==> flow/design.v <==
`timescale 1ns/1ps
module MODULE_STATIC_PROCESS (
    input clk,
    input rst,
    input [3:0] state_info,
    input [11:0] read_from_aux,
    input [11:0] read_from_ram,
    output reg [11:0] write2aux,
    output reg [11:0] write2ram,
    output reg [9:0] write2aux_addr,
    output reg [9:0] read_from_aux_addr,
    output reg [18:0] write2ram_addr,
    output reg[18:0] read_from_ram_addr,
    output reg ena_write_ram,
    output done
);
reg [18:0] cnt;
reg done_;
assign done=done_;
reg [4:0] cnt_buffer;
reg [11:0] color_buffer;
reg [11:0] buffer;
reg [11:0] color_reduced;
reg [15:0] color_cnt_1;
reg [15:0] color_cnt_2;
reg [15:0] color_cnt_3;
reg [15:0] color_cnt_4;
reg [15:0] color_cnt_5;
reg [15:0] color_cnt_6;
reg [15:0] color_cnt_7;
reg [15:0] color_cnt_8;
reg [15:0] color_cnt_9;
reg [15:0] color_cnt_10;
reg [15:0] color_cnt_11;
reg [15:0] color_cnt_12;
reg [15:0] color_cnt_13;
reg [15:0] color_cnt_14;
reg [15:0] color_cnt_15;
reg [15:0] color_cnt_16;
reg is_read_done;
always @(posedge clk) 
begin
    if(!rst)
    begin
      cnt=0;
      done_=0;
      cnt_buffer=0;
      color_buffer=0;
      buffer=0;
      color_reduced=0;
      color_cnt_1=0;
      color_cnt_2=0;
      color_cnt_3=0;
      color_cnt_4=0;
      color_cnt_5=0;
      color_cnt_6=0;
      color_cnt_7=0;
      color_cnt_8=0;
      color_cnt_9=0;
      color_cnt_10=0;
      color_cnt_11=0;
      color_cnt_12=0;
      color_cnt_13=0;
      color_cnt_14=0;
      color_cnt_15=0;
      color_cnt_16=0;
      is_read_done=0;
      write2aux=0;
      write2ram=0;
      write2aux_addr=0;
      read_from_aux_addr=0;
      write2ram_addr=0;
      read_from_ram_addr=0;
      ena_write_ram=0;
    end
    else if(done_==0&&(state_info==4'b1000||state_info==4'b1001))
    begin
      if(cnt_buffer==4'b0000)
      begin
        if(state_info==4'b1000)
          color_buffer=(read_from_ram[11:8]*8'd30+read_from_ram[7:4]*8'd59+read_from_ram[3:0]*8'd11)*9/8'd100;
        else if(state_info==4'b1001)
          color_buffer=(read_from_ram[11:8]*8'd30+read_from_ram[7:4]*8'd59+read_from_ram[3:0]*8'd11)*8/8'd100;
        read_from_ram_addr=cnt-641;
        cnt_buffer=cnt_buffer+1;
      end
      else if(cnt_buffer==4'b0001)  
      begin
        if(cnt%640==0||cnt<640)
            color_buffer=color_buffer-0;
        else
        begin
          color_reduced=(read_from_ram[11:8]*8'd30+read_from_ram[7:4]*8'd59+read_from_ram[3:0]*8'd11)/8'd100;
          if(color_buffer<color_reduced)
            color_buffer=0;
          else
            color_buffer=color_buffer-color_reduced;
        end
        read_from_ram_addr=cnt-640;
        cnt_buffer=cnt_buffer+1;
      end
      else if(cnt_buffer==4'b0010)  
      begin
        if(cnt<640)
            color_buffer=color_buffer-0;
        else
        begin
          color_reduced=(read_from_ram[11:8]*8'd30+read_from_ram[7:4]*8'd59+read_from_ram[3:0]*8'd11)/8'd100;
          if(color_buffer<color_reduced)
            color_buffer=0;
          else
            color_buffer=color_buffer-color_reduced;
        end
        read_from_ram_addr=cnt-639;
        cnt_buffer=cnt_buffer+1;
      end
      else if(cnt_buffer==4'b0011)  
      begin
        if(cnt<640||(cnt-639)%640==0)
            color_buffer=color_buffer-0;
        else
        begin
          color_reduced=(read_from_ram[11:8]*8'd30+read_from_ram[7:4]*8'd59+read_from_ram[3:0]*8'd11)/8'd100;
          if(color_buffer<color_reduced)
            color_buffer=0;
          else
            color_buffer=color_buffer-color_reduced;
        end
        read_from_ram_addr=cnt-1;
        cnt_buffer=cnt_buffer+1;
      end
      else if(cnt_buffer==4'b0100)  
      begin
        if(cnt%640==0)
            color_buffer=color_buffer-0;
        else
        begin
        color_reduced=(read_from_ram[11:8]*8'd30+read_from_ram[7:4]*8'd59+read_from_ram[3:0]*8'd11)/8'd100;
          if(color_buffer<color_reduced)
            color_buffer=0;
          else
            color_buffer=color_buffer-color_reduced;
        end
        read_from_ram_addr=cnt+1;
        cnt_buffer=cnt_buffer+1;
      end
      else if(cnt_buffer==4'b0101)  
      begin
        if(cnt>=639&&(cnt-639)%640==0)
          color_buffer=color_buffer-0;
        else 
        begin
          color_reduced=(read_from_ram[11:8]*8'd30+read_from_ram[7:4]*8'd59+read_from_ram[3:0]*8'd11)/8'd100;
          if(color_buffer<color_reduced)
            color_buffer=0;
          else
            color_buffer=color_buffer-color_reduced;
        end
        read_from_ram_addr=cnt+640-1;
        cnt_buffer=cnt_buffer+1;
      end
      else if(cnt_buffer==4'b0110)  
      begin
        if(cnt%640==0||cnt>640*479)
            color_buffer=color_buffer-0;
        else 
        begin
          color_reduced=(read_from_ram[11:8]*8'd30+read_from_ram[7:4]*8'd59+read_from_ram[3:0]*8'd11)/8'd100;
          if(color_buffer<color_reduced)
            color_buffer=0;
          else
            color_buffer=color_buffer-color_reduced;
        end
        read_from_ram_addr=cnt+640;
        cnt_buffer=cnt_buffer+1;
      end
      else if(cnt_buffer==4'b0111) 
      begin
        if(cnt>640*479)
            color_buffer=color_buffer-0;
        else
        begin
          color_reduced=(read_from_ram[11:8]*8'd30+read_from_ram[7:4]*8'd59+read_from_ram[3:0]*8'd11)/8'd100;
          if(color_buffer<color_reduced)
            color_buffer=0;
          else
            color_buffer=color_buffer-color_reduced;
        end
        read_from_aux_addr=(cnt-1)%640;  
        read_from_ram_addr=cnt+640+1;
        cnt_buffer=cnt_buffer+1;
      end
      else if(cnt_buffer==4'b1000)   
      begin
        if(cnt>640*479||(cnt>=630&&(cnt-639)%640==0))
            color_buffer=color_buffer-0;
        else
        begin
          color_reduced=(read_from_ram[11:8]*8'd30+read_from_ram[7:4]*8'd59+read_from_ram[3:0]*8'd11)/8'd100;
          if(color_buffer<color_reduced)
            color_buffer=0;
          else
            color_buffer=color_buffer-color_reduced;
        end
        color_buffer={color_buffer[3:0],color_buffer[3:0],color_buffer[3:0]};
        cnt=cnt+1;
        ena_write_ram=1;
        read_from_ram_addr=cnt; 
        cnt_buffer=0;
        write2ram_addr=cnt-640-2;
        read_from_aux_addr=(cnt-2)%640;
        write2ram=read_from_aux;   
        write2aux_addr=(cnt-2)%640;
        write2aux=buffer;
        buffer=color_buffer;
        if(cnt==640*480)
        begin
            done_=1;
            ena_write_ram=0;
            cnt=0;
            cnt_buffer=0;
        end
      end
    end
    else if(done_==0&& state_info==4'b1010)
    begin
          if(cnt_buffer==4'b0000)
          begin
            color_buffer=(read_from_ram[11:8]*8'd30+read_from_ram[7:4]*8'd59+read_from_ram[3:0]*8'd11)*4/8'd100;
            read_from_ram_addr=cnt-641;
            cnt_buffer=cnt_buffer+1;
          end
          else if(cnt_buffer==4'b0001)  
          begin
            if(cnt%640==0||cnt<640)
                color_buffer=color_buffer+0;
            else
            begin
              color_reduced=(read_from_ram[11:8]*8'd30+read_from_ram[7:4]*8'd59+read_from_ram[3:0]*8'd11)/8'd100;
              color_buffer=color_buffer+color_reduced;
            end
            read_from_ram_addr=cnt-640;
            cnt_buffer=cnt_buffer+1;
          end
          else if(cnt_buffer==4'b0010)  
          begin
            if(cnt<640)
                color_buffer=color_buffer-0;
            else
            begin
              color_reduced=(read_from_ram[11:8]*8'd30+read_from_ram[7:4]*8'd59+read_from_ram[3:0]*8'd11)*2/8'd100;
              color_buffer=color_buffer+color_reduced;
            end
            read_from_ram_addr=cnt-639;
            cnt_buffer=cnt_buffer+1;
          end
          else if(cnt_buffer==4'b0011)  
          begin
            if(cnt<640||(cnt-639)%640==0)
                color_buffer=color_buffer-0;
            else
            begin
              color_reduced=(read_from_ram[11:8]*8'd30+read_from_ram[7:4]*8'd59+read_from_ram[3:0]*8'd11)/8'd100;
              color_buffer=color_buffer+color_reduced;
            end
            read_from_ram_addr=cnt-1;
            cnt_buffer=cnt_buffer+1;
          end
          else if(cnt_buffer==4'b0100)  
          begin
            if(cnt%640==0)
                color_buffer=color_buffer-0;
            else
            begin
              color_reduced=(read_from_ram[11:8]*8'd30+read_from_ram[7:4]*8'd59+read_from_ram[3:0]*8'd11)*2/8'd100;
              color_buffer=color_buffer+color_reduced;
            end
            read_from_ram_addr=cnt+1;
            cnt_buffer=cnt_buffer+1;
          end
          else if(cnt_buffer==4'b0101)  
          begin
            if(cnt>=639&&(cnt-639)%640==0)
              color_buffer=color_buffer-0;
            else 
            begin
              color_reduced=(read_from_ram[11:8]*8'd30+read_from_ram[7:4]*8'd59+read_from_ram[3:0]*8'd11)*2/8'd100;
              color_buffer=color_buffer+color_reduced;
            end
            read_from_ram_addr=cnt+640-1;
            cnt_buffer=cnt_buffer+1;
          end
          else if(cnt_buffer==4'b0110)  
          begin
            if(cnt%640==0||cnt>640*479)
                color_buffer=color_buffer-0;
            else 
            begin
              color_reduced=(read_from_ram[11:8]*8'd30+read_from_ram[7:4]*8'd59+read_from_ram[3:0]*8'd11)/8'd100;
              color_buffer=color_buffer+color_reduced;
            end
            read_from_ram_addr=cnt+640;
            cnt_buffer=cnt_buffer+1;
          end
          else if(cnt_buffer==4'b0111) 
          begin
            if(cnt>640*479)
                color_buffer=color_buffer-0;
            else
            begin
              color_reduced=(read_from_ram[11:8]*8'd30+read_from_ram[7:4]*8'd59+read_from_ram[3:0]*8'd11)*2/8'd100;
              color_buffer=color_buffer+color_reduced;
            end
            read_from_aux_addr=(cnt-1)%640;  
            read_from_ram_addr=cnt+640+1;
            cnt_buffer=cnt_buffer+1;
          end
          else if(cnt_buffer==4'b1000)   
          begin
            if(cnt>640*479||(cnt>=630&&(cnt-639)%640==0))
                color_buffer=color_buffer-0;
            else
            begin
              color_reduced=(read_from_ram[11:8]*8'd30+read_from_ram[7:4]*8'd59+read_from_ram[3:0]*8'd11)/8'd100;
              color_buffer=color_buffer+color_reduced;
            end
            color_buffer=color_buffer/16;
            color_buffer={color_buffer[3:0],color_buffer[3:0],color_buffer[3:0]};
            cnt=cnt+1;
            ena_write_ram=1;
            read_from_ram_addr=cnt;  
            cnt_buffer=0;
            write2ram_addr=cnt-640-2; 
            read_from_aux_addr=(cnt-2)%640;
            write2ram=read_from_aux;   
            write2aux_addr=(cnt-2)%640;
            write2aux=buffer;
            buffer=color_buffer;
            if(cnt==640*480)
            begin
                done_=1;
                ena_write_ram=0;
                    cnt=0;
                cnt_buffer=0;
            end
          end
    end
    else if(done_==0&& state_info==4'b1011)
    begin
          if(cnt_buffer==4'b0000)
          begin
            color_buffer=12'b000000000111;
            read_from_ram_addr=cnt-641;
            cnt_buffer=cnt_buffer+1;
          end
          else if(cnt_buffer==4'b0001)  
          begin
            if(cnt%640==0||cnt<640)
                color_buffer=color_buffer+0;
            else
            begin
              color_reduced=(read_from_ram[11:8]*8'd30+read_from_ram[7:4]*8'd59+read_from_ram[3:0]*8'd11)/8'd100;
              color_buffer=color_buffer+color_reduced;
            end
            read_from_ram_addr=cnt-640;
            cnt_buffer=cnt_buffer+1;
          end
          else if(cnt_buffer==4'b0010)  
          begin
            color_buffer=color_buffer-0;
            read_from_ram_addr=cnt-639;
            cnt_buffer=cnt_buffer+1;
          end
          else if(cnt_buffer==4'b0011)  
          begin
            color_buffer=color_buffer-0;
            read_from_ram_addr=cnt-1;
            cnt_buffer=cnt_buffer+1;
          end
          else if(cnt_buffer==4'b0100)  
          begin
            color_buffer=color_buffer-0;
            read_from_ram_addr=cnt+1;
            cnt_buffer=cnt_buffer+1;
          end
          else if(cnt_buffer==4'b0101)  
          begin
            color_buffer=color_buffer-0;
            read_from_ram_addr=cnt+640-1;
            cnt_buffer=cnt_buffer+1;
          end
          else if(cnt_buffer==4'b0110)  
          begin
            color_buffer=color_buffer-0;
            read_from_ram_addr=cnt+640;
            cnt_buffer=cnt_buffer+1;
          end
          else if(cnt_buffer==4'b0111) 
          begin
            color_buffer=color_buffer-0;
            read_from_aux_addr=(cnt-1)%640;  
            read_from_ram_addr=cnt+640+1;
            cnt_buffer=cnt_buffer+1;
          end
          else if(cnt_buffer==4'b1000)   
          begin
            if(cnt>640*479||(cnt>=630&&(cnt-639)%640==0))
                color_buffer=color_buffer-0;
            else
            begin
              color_reduced=(read_from_ram[11:8]*8'd30+read_from_ram[7:4]*8'd59+read_from_ram[3:0]*8'd11)/8'd100;
              if(color_buffer>color_reduced)
                color_buffer=color_buffer-color_reduced;
              else
                color_buffer=0;
            end
            color_buffer={color_buffer[3:0],color_buffer[3:0],color_buffer[3:0]};
            cnt=cnt+1;
            ena_write_ram=1;
            read_from_ram_addr=cnt;  
            cnt_buffer=0;
            write2ram_addr=cnt-640-2; 
            read_from_aux_addr=(cnt-2)%640;
            write2ram=read_from_aux;   
            write2aux_addr=(cnt-2)%640;
            write2aux=buffer;
            buffer=color_buffer;
            if(cnt==640*480)
            begin
                done_=1;
                ena_write_ram=0;
                    cnt=0;
                cnt_buffer=0;
            end
          end
    end
    else if(done_==1'b1&&state_info<4'b1000)
    begin
      done_=1'b0;
      read_from_aux_addr=0;
      read_from_ram_addr=0;
      cnt=0;
      color_cnt_1=0;
      color_cnt_2=0;
      color_cnt_3=0;
      color_cnt_4=0;
      color_cnt_5=0;
      color_cnt_6=0;
      color_cnt_7=0;
      color_cnt_8=0;
      color_cnt_9=0;
      color_cnt_10=0;
      color_cnt_11=0;
      color_cnt_12=0;
      color_cnt_13=0;
      color_cnt_14=0;
      color_cnt_15=0;
      color_cnt_16=0;
      is_read_done=0;
    end
    else if(done_==1'b0 && state_info==4'b1100)
    begin
      if(cnt==480*640&&is_read_done==0)
      begin
        is_read_done=1;
        cnt=0;
      end
      if(is_read_done==0&&cnt<480*640)
      begin
        read_from_ram_addr=cnt;
        color_reduced=(read_from_ram[11:8]*8'd30+read_from_ram[7:4]*8'd59+read_from_ram[3:0]*8'd11)/8'd100;
        if(color_reduced[3:0]==4'b0000)
          color_cnt_1=color_cnt_1+1;
        else if(color_reduced[3:0]==4'b0001)
          color_cnt_2=color_cnt_2+1;
        else if(color_reduced[3:0]==4'b0010)
          color_cnt_3=color_cnt_3+1;
        else if(color_reduced[3:0]==4'b0011)
          color_cnt_4=color_cnt_4+1;
        else if(color_reduced[3:0]==4'b0100)
          color_cnt_5=color_cnt_5+1;
        else if(color_reduced[3:0]==4'b0101)
          color_cnt_6=color_cnt_6+1;
        else if(color_reduced[3:0]==4'b0110)
          color_cnt_7=color_cnt_7+1;
        else if(color_reduced[3:0]==4'b0111)
          color_cnt_8=color_cnt_8+1;
        else if(color_reduced[3:0]==4'b1000)
          color_cnt_9=color_cnt_9+1;
        else if(color_reduced[3:0]==4'b1001)
          color_cnt_10=color_cnt_10+1;
        else if(color_reduced[3:0]==4'b1010)
          color_cnt_11=color_cnt_11+1;
        else if(color_reduced[3:0]==4'b1011)
          color_cnt_12=color_cnt_12+1;
        else if(color_reduced[3:0]==4'b1100)
          color_cnt_13=color_cnt_13+1;
        else if(color_reduced[3:0]==4'b1101)
          color_cnt_14=color_cnt_14+1;
        else if(color_reduced[3:0]==4'b1110)
          color_cnt_15=color_cnt_15+1;
        else if(color_reduced[3:0]==4'b1111)
          color_cnt_16=color_cnt_16+1;
        cnt=cnt+1;
      end
      else if(is_read_done==1&&done_==0)
      begin
        if(cnt==640*480)
        begin
          done_=1;
          ena_write_ram=0;
        end
        else
        begin
          ena_write_ram=1;
          write2ram_addr=cnt;
          if(cnt%640<40)  
          begin
            if((480-(cnt/640))<color_cnt_1/160)
              write2ram=12'hFFD;
            else
              write2ram=12'b000000000000;
          end
          else if(cnt%640<80)
          begin
            if((480-(cnt/640))<color_cnt_2/160)
              write2ram=12'hFF0;
            else
              write2ram=12'b000000000000;
          end
          else if(cnt%640<120)
          begin
            if((480-(cnt/640))<color_cnt_3/160)
              write2ram=12'hFFF;
            else
              write2ram=12'b000000000000;
          end
          else if(cnt%640<160)
          begin
            if((480-(cnt/640))<color_cnt_4/160)
              write2ram=12'h0f0;
            else
              write2ram=12'b000000000000;
          end
          else if(cnt%640<200)
          begin
            if((480-(cnt/640))<color_cnt_5/160)
              write2ram=12'hFFE;
            else
              write2ram=12'b000000000000;
          end
          else if(cnt%640<240)
          begin
            if((480-(cnt/640))<color_cnt_6/160)
              write2ram=12'hCFC;
            else
              write2ram=12'b000000000000;
          end
          else if(cnt%640<280)
          begin
            if((480-(cnt/640))<color_cnt_7/160)
              write2ram=12'hfed;
            else
              write2ram=12'b000000000000;
          end
          else if(cnt%640<320)
          begin
            if((480-(cnt/640))<color_cnt_8/160)
              write2ram=12'h9ff;
            else
              write2ram=12'b000000000000;
          end
          else if(cnt%640<360)
          begin
            if((480-(cnt/640))<color_cnt_9/160)
              write2ram=12'hfdb;
            else
              write2ram=12'b000000000000;
          end
          else if(cnt%640<400)
          begin
            if((480-(cnt/640))<color_cnt_10/160)
              write2ram=12'hbff;
            else
              write2ram=12'b000000000000;
          end
          else if(cnt%640<440)
          begin
            if((480-(cnt/640))<color_cnt_11/160)
              write2ram=12'hfeb;
            else
              write2ram=12'b000000000000;
          end
          else if(cnt%640<480)
          begin
            if((480-(cnt/640))<color_cnt_12/160)
              write2ram=12'h8cf;
            else
              write2ram=12'b000000000000;
          end
          else if(cnt%640<520)
          begin
            if((480-(cnt/640))<color_cnt_13/160)
              write2ram=12'heef;
            else
              write2ram=12'b000000000000;
          end
          else if(cnt%640<560)
          begin
            if((480-(cnt/640))<color_cnt_14/160)
              write2ram=12'h9f9;
            else
              write2ram=12'b000000000000;
          end
          else if(cnt%640<600)
          begin
            if((480-(cnt/640))<color_cnt_15/160)
              write2ram=12'hfee;
            else
              write2ram=12'b000000000000;
          end
          else if(cnt%640<640)
          begin
            if((480-(cnt/640))<color_cnt_16/160)
              write2ram=12'hfcc;
            else
              write2ram=12'b000000000000;
          end
          cnt=cnt+1;
        end
      end
    end
end
endmodule  
# == Tool chain data of MODULE_STATIC_PROCESS ==
# The steps from the RTL of MODULE_STATIC_PROCESS to its reports follow in flow order.
# Line numbers count from 1 in the design file above.
# Operators carry their Yosys type and port widths (W data, S select, Z words).
# A cell with -- has no value.
# inputs
design,MODULE_STATIC_PROCESS
clock_port,clk
lib,sky130hd
pvt_corner,tt_025C_1v80

# == Word-level counts ==
# Source: Yosys, flattened and elaborated, memories not mapped. Widths are those after wreduce. Registers that Yosys merges into a memory's read port (data or address) are not register bits. Print and check cells do not count.
# bits
ff_bits,389
wordCells,768
# op_classes
n_addsub,37
mul,7
n_div,27
cmp,40
eq_ne,94
mux,456
logic,8
reduce_logical,70
# ops
op,count
$div A16 B8 Y32 const B,16
$mux W16,184
$mux W12,128
$mux W19,57
$mod A32 B10 Y32 const B,3
$div A32 B7 Y32 const B,4
$mod A19 B10 Y32 const B,2
$lt A32 B32 Y1,16
$div A19 B10 Y32 const B,1
$add A16 B1 Y16 const B,16
$mux W10,25
$lt A32 B9 Y1 const B,6
$lt A32 B10 Y1 const B,4
$mul A32 B4 Y32 const B,1
$mul A4 B4 Y8 const B,4
$lt A32 B8 Y1 const B,3
$div A12 B7 Y12 const B,1
$mul A4 B6 Y10 const B,2
$ne A2 B2 Y1 const B,35
$lt A32 B7 Y1 const B,2
$logic_not A32 Y1,2
$mux W5,12
$add A19 B1 Y19 const B,3
$sub A19 B10 Y19 const B,3
$eq A19 B19 Y1 const B,3
$eq A4 B4 Y1 const B,13
$reduce_and A24 Y1,2
$mux W1,45
# Other operator kinds: 70; their cells: 146.

# == Longest topological paths ==
# Depth = most cells in a row (Yosys ltp): at word level without a register or memory, in the mapped netlist without a sequential cell, where the memories' decode and read muxes count.
# logic_depth
word_depth,37
ABC_AREA,1
ltp_mapped,180
mapped_depth_nobuf,175

# == Synthesis result ==
# Source: synth_stat.txt of the flow (Yosys; design flattened, memories mapped). It holds for the ABC_AREA given above (unset counts as 0); a run with the other value may have another netlist.
# synth_totals
mapped_cells,5792
mapped_area_um2,35736.8
ff_cells,373
n_buf,197
# types
type,count
sky130_fd_sc_hd__dfxtp_1,373
sky130_fd_sc_hd__nand2_1,1075
sky130_fd_sc_hd__inv_1,884
sky130_fd_sc_hd__o21ai_0,509
sky130_fd_sc_hd__nor2_1,613
sky130_fd_sc_hd__a21oi_1,418
sky130_fd_sc_hd__ha_1,153
sky130_fd_sc_hd__nand3_1,356
sky130_fd_sc_hd__xor2_1,139
sky130_fd_sc_hd__nor3_1,200
sky130_fd_sc_hd__fa_1,32
sky130_fd_sc_hd__o211ai_1,77
sky130_fd_sc_hd__clkbuf_1,147
sky130_fd_sc_hd__nand2_2,81
sky130_fd_sc_hd__o221ai_1,49
sky130_fd_sc_hd__nand4_1,60
sky130_fd_sc_hd__nand2_4,33
sky130_fd_sc_hd__a221oi_1,32
# Not listed: further types 63, cells in them 561.

# == Timing after synthesis ==
# Path of least setup slack by OpenSTA after synthesis, without wires, with an ideal clock, recovery checks aside; 20% of the period is set as input and as output delay. Where synthesis merged equal registers, the netlist keeps one of their names.
# synth_path
kind,input port to flip-flop
startpoint,input read_from_ram[8]
endpoint,register color_buffer[10]
clock_period_ps,29000
arrival_ps,27061
setup_slack_ps,1843
delay_ps,21356
driving_pins,140
path_buffers,3
synth_period_reached_ps,27157
# "delay_ps" is the arrival time less input delay plus setup time.
# "driving_pins" counts driving pins, that of a launching flip-flop among them; a cell with two outputs on the path counts twice.
# "synth_period_reached_ps" = period - worst setup slack (recovery checks aside). The figure is calculated, with input and output delays left at 20% of the set period.
# Between the ends stands the longest chain of elaborated cells between them, by number of cells; it is not shown to be the way that was timed. Of several equally long chains one is given.
# Each line given opens the expression or statement behind the cell; cells for indexed reads and writes are added by Yosys, which also makes memories of some case tables.
# At most two assigning lines are given for a register; there are more.
# synth_between
cell_sequence,sky130_fd_sc_hd__fa_1 > sky130_fd_sc_hd__fa_1 > sky130_fd_sc_hd__inv_1 > sky130_fd_sc_hd__fa_1 > sky130_fd_sc_hd__inv_1 > sky130_fd_sc_hd__ha_1 > sky130_fd_sc_hd__fa_1 > sky130_fd_sc_hd__fa_1 > sky130_fd_sc_hd__inv_1 > sky130_fd_sc_hd__fa_1 > sky130_fd_sc_hd__inv_1 > sky130_fd_sc_hd__ha_1 > sky130_fd_sc_hd__a21oi_1 > sky130_fd_sc_hd__inv_1 > sky130_fd_sc_hd__a31oi_1 > sky130_fd_sc_hd__or2_2 > sky130_fd_sc_hd__nand2_1 > sky130_fd_sc_hd__a21oi_1 > [104 not listed] > sky130_fd_sc_hd__nand3_1 > sky130_fd_sc_hd__nand2_1 > sky130_fd_sc_hd__a21oi_1 > sky130_fd_sc_hd__o21ai_0 > sky130_fd_sc_hd__nand2_1 > sky130_fd_sc_hd__inv_1 > sky130_fd_sc_hd__nor2_1 > sky130_fd_sc_hd__nor2_1 > sky130_fd_sc_hd__nor2_1 > sky130_fd_sc_hd__o21bai_1 > sky130_fd_sc_hd__a21oi_1 > sky130_fd_sc_hd__xor2_1 > sky130_fd_sc_hd__inv_1 > sky130_fd_sc_hd__o221ai_1 > sky130_fd_sc_hd__a21oi_1 > sky130_fd_sc_hd__o211ai_1 > sky130_fd_sc_hd__o211ai_1 > sky130_fd_sc_hd__a221oi_1
elab_chain_cells,19
cells_between,68
# synth_rtl
item,line_no,source
start: declaration,7,"input [11:0] read_from_ram,"
$mul A4 B4 Y8,411,color_reduced=(read_from_ram[11:8]*8'd30+read_from_ram[7:4]*8'd59+read_from_ram[3:0]*8'd11)/8'd100;
$add A9 B10 Y11,411,
$add A11 B8 Y12,411,
$div A12 B7 Y12,411,
$sub A12 B12 Y12,413,color_buffer=color_buffer-color_reduced;
$mux W4,412,if(color_buffer>color_reduced)
$mux W4,407,if(cnt>640*479||(cnt>=630&&(cnt-639)%640==0))
[5 not listed],--,
$mux W12,374,else if(cnt_buffer==4'b0011)
$mux W12,368,else if(cnt_buffer==4'b0010)
$mux W12,356,else if(cnt_buffer==4'b0001)
$mux W12,350,if(cnt_buffer==4'b0000)
$mux W12,348,else if(done_==0&& state_info==4'b1011)
$mux W12,225,else if(done_==0&& state_info==4'b1010)
$mux W12,76,else if(done_==0&&(state_info==4'b1000||state_info==4'b1001))
end: assignment,81,color_buffer=(read_from_ram[11:8]*8'd30+read_from_ram[7:4]*8'd59+read_from_ram[3:0]*8'd11)*9/8'd100;
end: assignment,83,color_buffer=(read_from_ram[11:8]*8'd30+read_from_ram[7:4]*8'd59+read_from_ram[3:0]*8'd11)*8/8'd100;
end: declaration,21,reg [11:0] color_buffer;

# == Worst path after layout ==
# Path of least setup slack in the final report of run 3 (OpenROAD, finished layout, wires in). Where an end is a register, its clock arrival counts in the times.
# The path's times are printed in steps of 10 ps; the period is the one set.
# layout_path
kind,input port to flip-flop
startpoint,input read_from_ram[9]
endpoint,register color_buffer[9]
clock_period_ps,29000
arrival_ps,27050
setup_slack_ps,2480
driving_pins,150
path_buffers,8
# Between the ends stands the longest chain of elaborated cells between them, by number of cells; it is not shown to be the way that was timed. Of several equally long chains one is given.
# At most two assigning lines are given for a register; there are more.
# layout_between
cell_sequence,sky130_fd_sc_hd__buf_8 > sky130_fd_sc_hd__fa_1 > sky130_fd_sc_hd__fa_1 > sky130_fd_sc_hd__inv_2 > sky130_fd_sc_hd__fa_1 > sky130_fd_sc_hd__inv_2 > sky130_fd_sc_hd__ha_4 > sky130_fd_sc_hd__fa_1 > sky130_fd_sc_hd__fa_1 > sky130_fd_sc_hd__inv_1 > sky130_fd_sc_hd__fa_1 > sky130_fd_sc_hd__inv_2 > sky130_fd_sc_hd__ha_4 > sky130_fd_sc_hd__a21oi_2 > sky130_fd_sc_hd__inv_1 > sky130_fd_sc_hd__a31oi_2 > sky130_fd_sc_hd__or2_4 > sky130_fd_sc_hd__buf_4 > [114 not listed] > sky130_fd_sc_hd__nand2_2 > sky130_fd_sc_hd__a21oi_4 > sky130_fd_sc_hd__nor2_1 > sky130_fd_sc_hd__nor2_1 > sky130_fd_sc_hd__inv_1 > sky130_fd_sc_hd__a21oi_2 > sky130_fd_sc_hd__buf_4 > sky130_fd_sc_hd__buf_6 > sky130_fd_sc_hd__buf_6 > sky130_fd_sc_hd__buf_6 > sky130_fd_sc_hd__buf_6 > sky130_fd_sc_hd__xnor2_2 > sky130_fd_sc_hd__inv_2 > sky130_fd_sc_hd__o221ai_2 > sky130_fd_sc_hd__a21oi_2 > sky130_fd_sc_hd__o31ai_2 > sky130_fd_sc_hd__nand4_1 > sky130_fd_sc_hd__a21oi_2
elab_chain_cells,19
cells_between,68
# layout_rtl
item,line_no,source
start: declaration,7,"input [11:0] read_from_ram,"
$mul A4 B4 Y8,411,color_reduced=(read_from_ram[11:8]*8'd30+read_from_ram[7:4]*8'd59+read_from_ram[3:0]*8'd11)/8'd100;
$add A9 B10 Y11,411,
$add A11 B8 Y12,411,
$div A12 B7 Y12,411,
$sub A12 B12 Y12,413,color_buffer=color_buffer-color_reduced;
$mux W4,412,if(color_buffer>color_reduced)
$mux W4,407,if(cnt>640*479||(cnt>=630&&(cnt-639)%640==0))
[5 not listed],--,
$mux W12,374,else if(cnt_buffer==4'b0011)
$mux W12,368,else if(cnt_buffer==4'b0010)
$mux W12,356,else if(cnt_buffer==4'b0001)
$mux W12,350,if(cnt_buffer==4'b0000)
$mux W12,348,else if(done_==0&& state_info==4'b1011)
$mux W12,225,else if(done_==0&& state_info==4'b1010)
$mux W12,76,else if(done_==0&&(state_info==4'b1000||state_info==4'b1001))
end: assignment,81,color_buffer=(read_from_ram[11:8]*8'd30+read_from_ram[7:4]*8'd59+read_from_ram[3:0]*8'd11)*9/8'd100;
end: assignment,83,color_buffer=(read_from_ram[11:8]*8'd30+read_from_ram[7:4]*8'd59+read_from_ram[3:0]*8'd11)*8/8'd100;
end: declaration,21,reg [11:0] color_buffer;

# Design MODULE_STATIC_PROCESS on sky130hd. What follows are 4 stored runs of the flow, each under its own settings; their order means nothing. The constraints put input and output delay at 20% of the set period each and load the outputs with 0.01 pF.
# By "period_less_ws_ps" is meant the clock period of the run minus its worst setup slack. This is arithmetic on one report: input and output delays are still those of the set period (20% each).
# A setting shown as - is not set for that run.
# Among the results, - means that no value is shown for the run.
name,run 1,run 2,run 3,run 4
CELL_PAD_IN_SITES_DETAIL_PLACEMENT,0,1,1,1
CELL_PAD_IN_SITES_GLOBAL_PLACEMENT,3,3,-,-
CORE_UTILIZATION,47,47,40,40
CTS_CLUSTER_DIAMETER,263,-,-,139
CTS_CLUSTER_SIZE,20,20,83,89
GPL_TIMING_DRIVEN,1,1,-,0
MAX_ROUTING_LAYER,met4,met4,-,-
MIN_ROUTING_LAYER,met1,met1,met1,met1
PLACE_DENSITY,0.54,0.54,-,-
SLEW_MARGIN,15,15,20,20
TNS_END_PERCENT,70,70,75,75
period_ns,25.0,25.0,29.0,29.0
CAP_MARGIN,20,20,25,10
CORE_MARGIN,2,2,2,2
HOLD_SLACK_MARGIN,-,-0.05,-,0.12
ABC_AREA,-,-,1,0
CORE_ASPECT_RATIO,-,-,0.86,0.99
PLACE_DENSITY_LB_ADDON,-,-,0.12,0.12
SETUP_SLACK_MARGIN,-,-,5.0,-
GPL_ROUTABILITY_DRIVEN,-,-,-,0
dieArea_um2,-,-,91756.5,93881.7
period_less_ws_ps,-,-,26523,28833
tns_ps,-,-,0,0
layout_utilization_frac,-,-,0.473,0.466
worst_setup_slack_ps,-,-,2477,167
hold_worst_slack_ps,-,-,456,464
synth_chip_area_um2,-,-,35736.8,36578.8
# Run 1: no results, placement failed with GPL-0301
# Run 2: no results, placement failed with GPL-0301
